==> flow/design.v <==
typedef struct packed { logic req; logic [2:0] req_id; logic req_type; logic [63:0] req_data1; logic [63:0] req_data2;} req_pkt_type;
typedef struct packed { logic rsp; logic [2:0] rsp_id; logic [63:0] rsp_data;} rsp_pkt_type;
module execution_unit (
input logic clk,
input logic rst_b,
input logic req,
input logic [2:0] req_id,
input logic req_type,
input logic [63:0] req_data1,
input logic [63:0] req_data2,
output logic fifo_full,
output logic rsp,
output logic [2:0] rsp_id,
output logic [63:0] rsp_data );
req_pkt_type input_req;
rsp_pkt_type output_rsp;
assign input_req = {req, req_id, req_type, req_data1, req_data2};
assign rsp = output_rsp.rsp;
assign rsp_id = output_rsp.rsp_id;
assign rsp_data = output_rsp.rsp_data;
logic write_in, read;
req_pkt_type output_req;
logic mul_req, mul_rsp, mul_grant, mul_free;
logic [2:0] mul_req_id, mul_rsp_id;
logic [63:0] mul_rsp_data;
logic add_req, add_rsp, add_grant, add_free;
logic [2:0] add_req_id, add_rsp_id;
logic [63:0] add_rsp_data;
logic [1:0] rr_req;
logic [1:0] rr_grant;
assign write_in = input_req.req;
inp_fifo i_inp_fifo(.clk(clk), .rst_b(rst_b), .write_in(write_in), .read(read), .input_req(input_req), .output_req(output_req), .fifo_full(fifo_full));
assign read = output_req.req && (mul_req || add_req);
assign mul_req = output_req.req && (output_req.req_type == 1'b1) && mul_free;
mul i_mul (
.clk(clk), .rst_b(rst_b), 
.mul_req(mul_req),
.mul_req_id(output_req.req_id),
.mul_data1(output_req.req_data1),
.mul_data2(output_req.req_data2),
.grant(mul_grant),
.mul_rsp(mul_rsp),
.mul_rsp_id(mul_rsp_id),
.mul_rsp_data(mul_rsp_data),
.mul_free(mul_free)
);
assign add_req = output_req.req && (output_req.req_type == 1'b0) && add_free;
add i_add (
.clk(clk), .rst_b(rst_b), 
.add_req(add_req),
.add_req_id(output_req.req_id),
.add_data1(output_req.req_data1),
.add_data2(output_req.req_data2),
.grant(add_grant),
.add_rsp(add_rsp),
.add_rsp_id(add_rsp_id),
.add_rsp_data(add_rsp_data),
.add_free(add_free)
);
assign rr_req = {mul_rsp, add_rsp};
assign mul_grant = rr_grant[1];
assign add_grant = rr_grant[0];
assign rr_grant = {rr_req[1], rr_req[0] & ~rr_req[1]};
assign output_rsp.rsp = |rr_grant;
assign output_rsp.rsp_id = rr_grant[1] ? mul_rsp_id : rr_grant[0] ? add_rsp_id : '0;
assign output_rsp.rsp_data = rr_grant[1] ? mul_rsp_data : rr_grant[0] ? add_rsp_data : '0;
endmodule
module inp_fifo #(parameter DEPTH = 4, PTR_WIDTH = $clog2(DEPTH))
(
   input  logic   clk,
   input  logic   rst_b,
   input logic    write_in, 
   input logic    read, 
   input req_pkt_type input_req,  
   output req_pkt_type output_req,  
   output logic fifo_full   
);
logic fifo_empty;
logic [DEPTH-1:0][132:0] fifo_mem;  
logic [PTR_WIDTH-1 : 0] rd_ptr;
logic [PTR_WIDTH-1 : 0] wr_ptr;
logic [PTR_WIDTH : 0] count;
always_ff @(posedge clk or negedge rst_b)
begin
   if(~rst_b) begin
      wr_ptr     <= '0;       
      rd_ptr     <= '0;      
      count <= '0;
      fifo_mem <= '0;
   end else begin
   if(read) begin
         rd_ptr <= rd_ptr + 1'b1;                          
   end  
   if(write_in) begin
         fifo_mem[wr_ptr] <= input_req;              
         wr_ptr <= wr_ptr + 1'b1;           
   end
   if(read && !write_in) begin
	  count <= count - 1;
   end   
   else if(write_in && !read) begin
	  count <= count + 1;
   end   
   end
end   
assign output_req = !fifo_empty ? fifo_mem[rd_ptr] : '0;
assign fifo_empty = (count == 0) ? 1'b1 : 1'b0;                            
assign fifo_full = (count == DEPTH) ? 1'b1 : 1'b0;
endmodule
module add (
    input logic clk,
	input logic rst_b,
    input logic add_req,
	input logic [2:0] add_req_id,
	input logic [63:0] add_data1,
	input logic [63:0] add_data2,
	input logic grant,
	output logic add_rsp,
	output logic [2:0] add_rsp_id,
	output logic [63:0] add_rsp_data,
	output logic add_free
);
logic add_req_q;
logic [2:0] add_req_id_q;
logic [63:0] add_data1_q, add_data2_q;
logic add_rsp_prev;
logic [2:0] add_rsp_id_prev;
logic [64:0] add_rsp_data_prev;
always_ff @(posedge clk or negedge rst_b) begin
    if(!rst_b) begin
	    add_free <= 1'b1;
		add_rsp <= '0;
		add_rsp_id <= '0;
		add_rsp_data <= '0;
		add_rsp_prev <= '0;
		add_req_q <= '0;
	end else 
	begin
	    if(add_req) add_free <= 1'b0;
	    add_req_q <= add_req;
		add_req_id_q <= add_req_id;
		add_data1_q <= add_data1;
		add_data2_q <= add_data2;
		add_rsp_prev <= add_req_q;
		add_rsp_id_prev <= add_req_id_q;
		add_rsp_data_prev <= (add_data1_q + add_data2_q);
		if(grant) begin
		    add_free <= 1'b1;
			add_rsp <= 0;
			add_rsp_id <= '0;
			add_rsp_data <= '0;
		end else begin
			if(add_rsp_prev) begin
				add_rsp <= 1'b1;
				add_rsp_id <= add_rsp_id_prev;
				add_rsp_data <= add_rsp_data_prev[63:0];
			end
		end	
    end
end
endmodule
module mul (
    input logic clk,
	input logic rst_b,
    input logic mul_req,
	input logic [2:0] mul_req_id,
	input logic [63:0] mul_data1,
	input logic [63:0] mul_data2,
	input logic grant,
	output logic mul_rsp,
	output logic [2:0] mul_rsp_id,
	output logic [63:0] mul_rsp_data,
	output logic mul_free
);
logic mul_req_q;
logic [2:0] mul_req_id_q;
logic [63:0] mul_data1_q, mul_data2_q;
logic mul_req_q2;
logic [2:0] mul_req_id_q2;
logic [63:0] mul_data1_q2, mul_data2_q2;
logic mul_rsp_prev;
logic [2:0] mul_rsp_id_prev;
logic [128:0] mul_rsp_data_prev;
always_ff @(posedge clk or negedge rst_b) begin
    if(!rst_b) begin
	    mul_free <= 1'b1;
		mul_req_q <= '0;
		mul_req_q2 <= '0;
		mul_rsp <= '0;
		mul_rsp_id <= '0;
		mul_rsp_data <= '0;
		mul_rsp_prev <= '0;
	end else begin
	    if(mul_req) mul_free <= 1'b0;
	    mul_req_q <= mul_req;
		mul_req_id_q <= mul_req_id;
		mul_data1_q <= mul_data1;
		mul_data2_q <= mul_data2;
		mul_req_q2 <= mul_req_q;
		mul_req_id_q2 <= mul_req_id_q;
		mul_data1_q2 <= mul_data1_q;
		mul_data2_q2 <= mul_data2_q;
		mul_rsp_prev <= mul_req_q2;
		mul_rsp_id_prev <= mul_req_id_q2;
		mul_rsp_data_prev <= (mul_data1_q2 * mul_data2_q2);
		if(grant) begin
		    mul_free <= 1'b1;
			mul_rsp <= 0;
			mul_rsp_id <= '0;
			mul_rsp_data <= '0;
		end else begin
			if(mul_rsp_prev) begin
				mul_rsp <= 1'b1;
				mul_rsp_id <= mul_rsp_id_prev;
				mul_rsp_data <= mul_rsp_data_prev[63:0];
			end
		end	
    end
end
endmodule
# Tool chain data of execution_unit
# What the tools print for execution_unit, step after step.
# Line numbers count from 1 in the design file above.
# Cell names lack the library's common part.
# The mark -- stands for no value.
[design]
top_module = "execution_unit"
clock = "clk"
cell_library = "sky130hd"
pvt_corner = "tt_025C_1v80"

# Word-level counts
# Counts by Yosys on the flattened word-level netlist (proc, flatten, opt, wreduce; memories kept). Register bits leave out memories and registers merged into their read ports (data or address). Print and check cells are left out. Cells with the same type and inputs are merged into one.
[bits]
register_bits = 1075
input_bits = 135
out_inout_bits = 69
wordCells = 87
[classes]
add_sub_neg = 6
multipliers = 3
eq_ne = 1
shifts = 3
mux = 25
bitwise = 6
reduce_logical = 17
[ops]
columns = ["operator", "count"]
rows = [
  ["64-bit by 64-bit multiplier with 64-bit output", 1],
  ["133-bit by 33-bit variable shift with 532-bit output", 1],
  ["133-bit by 33-bit variable shift with 532-bit output with constant A", 1],
  ["532-bit by 32-bit variable part select with 133-bit output", 1],
  ["532-bit AND", 1],
  ["532-bit OR", 1],
  ["532-bit NOT", 1],
  ["64-bit two-way mux", 6],
  ["133-bit two-way mux", 1],
  ["64-bit adder", 1],
  ["2-bit by 8-bit multiplier with 10-bit output with constant B", 2],
  ["32-bit negation with 33-bit output", 1],
  ["3-bit two-way mux", 8],
  ["2-bit nonzero test", 5],
  ["1-bit two-way mux", 10],
  ["1-bit logical AND", 7],
  ["2-bit by 1-bit adder with 2-bit output with constant B", 2],
  ["3-bit by 1-bit adder with 3-bit output with constant B", 1],
  ["3-bit by 1-bit subtractor with 3-bit output with constant B", 1],
  ["3-bit == test with constant B", 1],
  ["3-bit zero test", 1],
  ["1-bit NOT", 2],
  ["1-bit zero test", 2],
  ["2-bit OR reduction", 1],
  ["1-bit AND", 1],
  ["1-bit logical OR", 1],
]

# Depth
# Depth = most cells in a row (Yosys ltp): at word level without a register or memory, in the mapped netlist without a sequential cell, where the memories' decode and read muxes count.
[logic_depth]
word_depth = 12
ABC_AREA = 1
mapped_depth = 38

# Mapped cells and area
# Yosys stat after the flow's synthesis: flattened, memories mapped to cells. It holds for the ABC_AREA given above (unset counts as 0); a run with the other value may have another netlist.
[by_type]
columns = ["cell_type", "count", "type_area_um2"]
rows = [
  ["fa_1", 1833, 3.67E+04],
  ["dfrtp_1", 680, 1.7E+04],
  ["inv_1", 3657, 1.37E+04],
  ["edfxtp_1", 393, 1.18E+04],
  ["nand2_1", 3074, 1.15E+04],
  ["ha_1", 379, 4.74E+03],
  ["o21ai_0", 685, 3.43E+03],
  ["a21oi_1", 512, 2.56E+03],
  ["clkbuf_1", 553, 2.08E+03],
  ["o22ai_1", 330, 2064.48],
  ["nand3_1", 184, 920.883],
  ["xor2_1", 100, 875.84],
  ["nor2_1", 189, 709.43],
  ["o211ai_1", 73, 548.026],
  ["xnor2_1", 52, 455.437],
  ["buf_1", 109, 409.142],
  ["buf_2", 42, 210.202],
  ["a31oi_1", 32, 200.192],
]
# Other cell types: 43; their cells: 246.
[mapped]
cell_count = 13123
area_um2 = 111894.8
seq_area_um2 = 28870.2
flip_flops = 1075
buffers = 727

# Path before layout
# Path of least setup slack by OpenSTA after synthesis, without wires, with an ideal clock, recovery checks aside; 20% of the period is set as input and as output delay. Where synthesis merged equal registers, the netlist keeps one of their names.
[synth_path]
kind = "flip-flop to flip-flop"
startpoint = "reg i_mul.mul_data2_q2[14]"
endpoint = "reg i_mul.mul_rsp_data_prev[51]"
tclk_ps = 10000
setup_ps = 258
t_first_pin_ps = 0
arrival_time_ps = 7707
required_time_ps = 9742
slack_ps = 2035
path_delay_ps = 7965
stages = 31
n_path_buf = 3
period_less_setup_slack_ps = 7965
# "path_delay_ps" = arrival - input delay + setup time.
# "stages" counts driving pins, that of a launching flip-flop among them; a cell with two outputs on the path counts twice.
# "period_less_setup_slack_ps" = period - worst setup slack (recovery checks aside). The figure is calculated, with input and output delays left at 20% of the set period.
# Between the ends stands the longest chain of elaborated cells between them, by number of cells; it is not shown to be the way that was timed. Of several equally long chains one is given.
# A line is the first line of the expression or statement that the cell stems from. Yosys adds cells for indexed reads and writes and turns some case tables into memories.
[synth_between]
cell_sequence = "edfxtp_1 -> buf_2 -> clkbuf_1 -> buf_1 -> nand2_1 -> fa_1 -> fa_1 -> inv_1 -> fa_1 -> inv_1 -> fa_1 -> fa_1 -> inv_1 -> fa_1 -> inv_1 -> fa_1 -> inv_1 -> fa_1 -> fa_1 -> inv_1 -> fa_1 -> inv_1 -> ha_1 -> nand2_1 -> nor2_1 -> inv_1 -> nor4_1 -> nand3_1 -> nand3_1 -> a21oi_1 -> xnor2_1"
elab_chain_len = 1
[synth_lines]
columns = ["element", "line", "rtl"]
rows = [
  ["start, declared", 180, "logic [63:0] mul_data1_q2, mul_data2_q2;"],
  ["start, assigned", 202, "mul_data2_q2 <= mul_data2_q;"],
  ["64-bit by 64-bit multiplier with 64-bit output", 205, "mul_rsp_data_prev <= (mul_data1_q2 * mul_data2_q2);"],
  ["end, assigned", 205, ""],
  ["end, declared", 183, "logic [128:0] mul_rsp_data_prev;"],
]

# Timing after layout
# Path of least setup slack in the final report of flow run A (OpenROAD, finished layout, wires in). Where an end is a register, its clock arrival counts in the times.
# The report prints the path's times to 10 ps; the period is as set.
[layout_path]
kind = "flip-flop to flip-flop"
startpoint = "reg i_mul.mul_data2_q2[30]"
endpoint = "reg i_mul.mul_rsp_data_prev[63]"
tclk_ps = 12700
setup_ps = 240
t_first_pin_ps = 780
arrival_time_ps = 9460
required_time_ps = 13230
slack_ps = 3770
stages = 30
n_path_buf = 2
# Between the ends stands the longest chain of elaborated cells between them, by number of cells; it is not shown to be the way that was timed. Of several equally long chains one is given.
[layout_between]
cell_sequence = "edfxtp_1 -> buf_4 -> buf_4 -> nand2_1 -> fa_1 -> inv_1 -> fa_1 -> fa_1 -> inv_1 -> fa_1 -> fa_1 -> inv_1 -> fa_1 -> fa_1 -> fa_1 -> fa_1 -> inv_1 -> fa_1 -> inv_1 -> ha_1 -> a21oi_1 -> inv_1 -> a21oi_1 -> o21ai_0 -> a221oi_1 -> o21ai_0 -> a21oi_1 -> inv_1 -> nand2_1 -> nand2_1"
elab_chain_len = 1
[layout_lines]
columns = ["element", "line", "rtl"]
rows = [
  ["start, declared", 180, "logic [63:0] mul_data1_q2, mul_data2_q2;"],
  ["start, assigned", 202, "mul_data2_q2 <= mul_data2_q;"],
  ["64-bit by 64-bit multiplier with 64-bit output", 205, "mul_rsp_data_prev <= (mul_data1_q2 * mul_data2_q2);"],
  ["end, assigned", 205, ""],
  ["end, declared", 183, "logic [128:0] mul_rsp_data_prev;"],
]

# Record of 5 stored runs of the RTL-to-layout flow on execution_unit, platform sky130hd. The runs are unordered. Constraints: input delay and output delay 20% of the set period each, output load 0.01 pF.
# "period_less_ws_ps" = clock period - worst setup slack. The figure is calculated, with input and output delays left at 20% of the set period.
# By "worst_path_allowed_less_slack_ps" is meant the share of the clock period that the worst setup path is allowed (20% is reserved at inputs, 20% at outputs), minus its slack. Clock arrival times at its registers enter into it.
# "worst_path_allowed_less_slack_ps" is given in steps of 10 ps.

[[run]]
name = "flow run A"
[run.settings]
ABC_AREA = 1
CELL_PAD_IN_SITES_DETAIL_PLACEMENT = 0
CORE_MARGIN = 6
CORE_UTILIZATION = 36
GPL_TIMING_DRIVEN = 1
MIN_ROUTING_LAYER = "met1"
PLACE_DENSITY_LB_ADDON = 0.04
SETUP_SLACK_MARGIN = 3.48
period_ns = 12.7
CAP_MARGIN = 20
SLEW_MARGIN = 20
[run.results]
worst_path_allowed_less_slack_ps = 8930
worst_path_kind = "flip-flop to flip-flop"
design_die_area_um2 = 324342.0
layout_stdcell_area_um2 = 122933.0
worst_setup_slack_ps = 3772
period_less_ws_ps = 8928
tns_ps = 0
hold_worst_slack_ps = 343
finish.utilization_frac = 0.398
yosys_chip_area_um2 = 111894.8

[[run]]
name = "flow run B"
[run.settings]
period_ns = 9.79
CAP_MARGIN = 20
CORE_MARGIN = 2
CORE_UTILIZATION = 40
SLEW_MARGIN = 20
[run.results]
worst_path_allowed_less_slack_ps = 9500
worst_path_kind = "flip-flop to flip-flop"
design_die_area_um2 = 273257.0
layout_stdcell_area_um2 = 117943.0
worst_setup_slack_ps = 291
period_less_ws_ps = 9499
tns_ps = 0
hold_worst_slack_ps = 352
finish.utilization_frac = 0.44
yosys_chip_area_um2 = 107637.0

[[run]]
name = "flow run C"
[run.settings]
ABC_AREA = 1
CAP_MARGIN = 30
CORE_ASPECT_RATIO = 1.59
CORE_MARGIN = 10
CORE_UTILIZATION = 50
GPL_TIMING_DRIVEN = 0
HOLD_SLACK_MARGIN = 0.11
MAX_ROUTING_LAYER = "met4"
MIN_ROUTING_LAYER = "met2"
PLACE_DENSITY = 0.63
SLEW_MARGIN = 30
TNS_END_PERCENT = 75
period_ns = 15.6
[run.results]
outcome = "no final report: routing broke off with GRT-0116"

[[run]]
name = "flow run D"
[run.settings]
ABC_AREA = 1
CAP_MARGIN = 5
CELL_PAD_IN_SITES_DETAIL_PLACEMENT = 2
CELL_PAD_IN_SITES_GLOBAL_PLACEMENT = 3
CORE_UTILIZATION = 61
CTS_CLUSTER_SIZE = 37
GPL_ROUTABILITY_DRIVEN = 0
MAX_ROUTING_LAYER = "met4"
SETUP_SLACK_MARGIN = 1.01
TNS_END_PERCENT = 55
period_ns = 7.27
CORE_MARGIN = 2
SLEW_MARGIN = 20
[run.results]
outcome = "no final report: placement broke off with GPL-0301"

[[run]]
name = "flow run E"
[run.settings]
ABC_AREA = 1
CAP_MARGIN = 30
CORE_ASPECT_RATIO = 1.59
CORE_MARGIN = 10
CORE_UTILIZATION = 50
GPL_TIMING_DRIVEN = 0
HOLD_SLACK_MARGIN = 0.11
MAX_ROUTING_LAYER = "met4"
MIN_ROUTING_LAYER = "met2"
PLACE_DENSITY = 0.63
SLEW_MARGIN = 30
period_ns = 15.6
[run.results]
outcome = "no final report: routing broke off with GRT-0116"
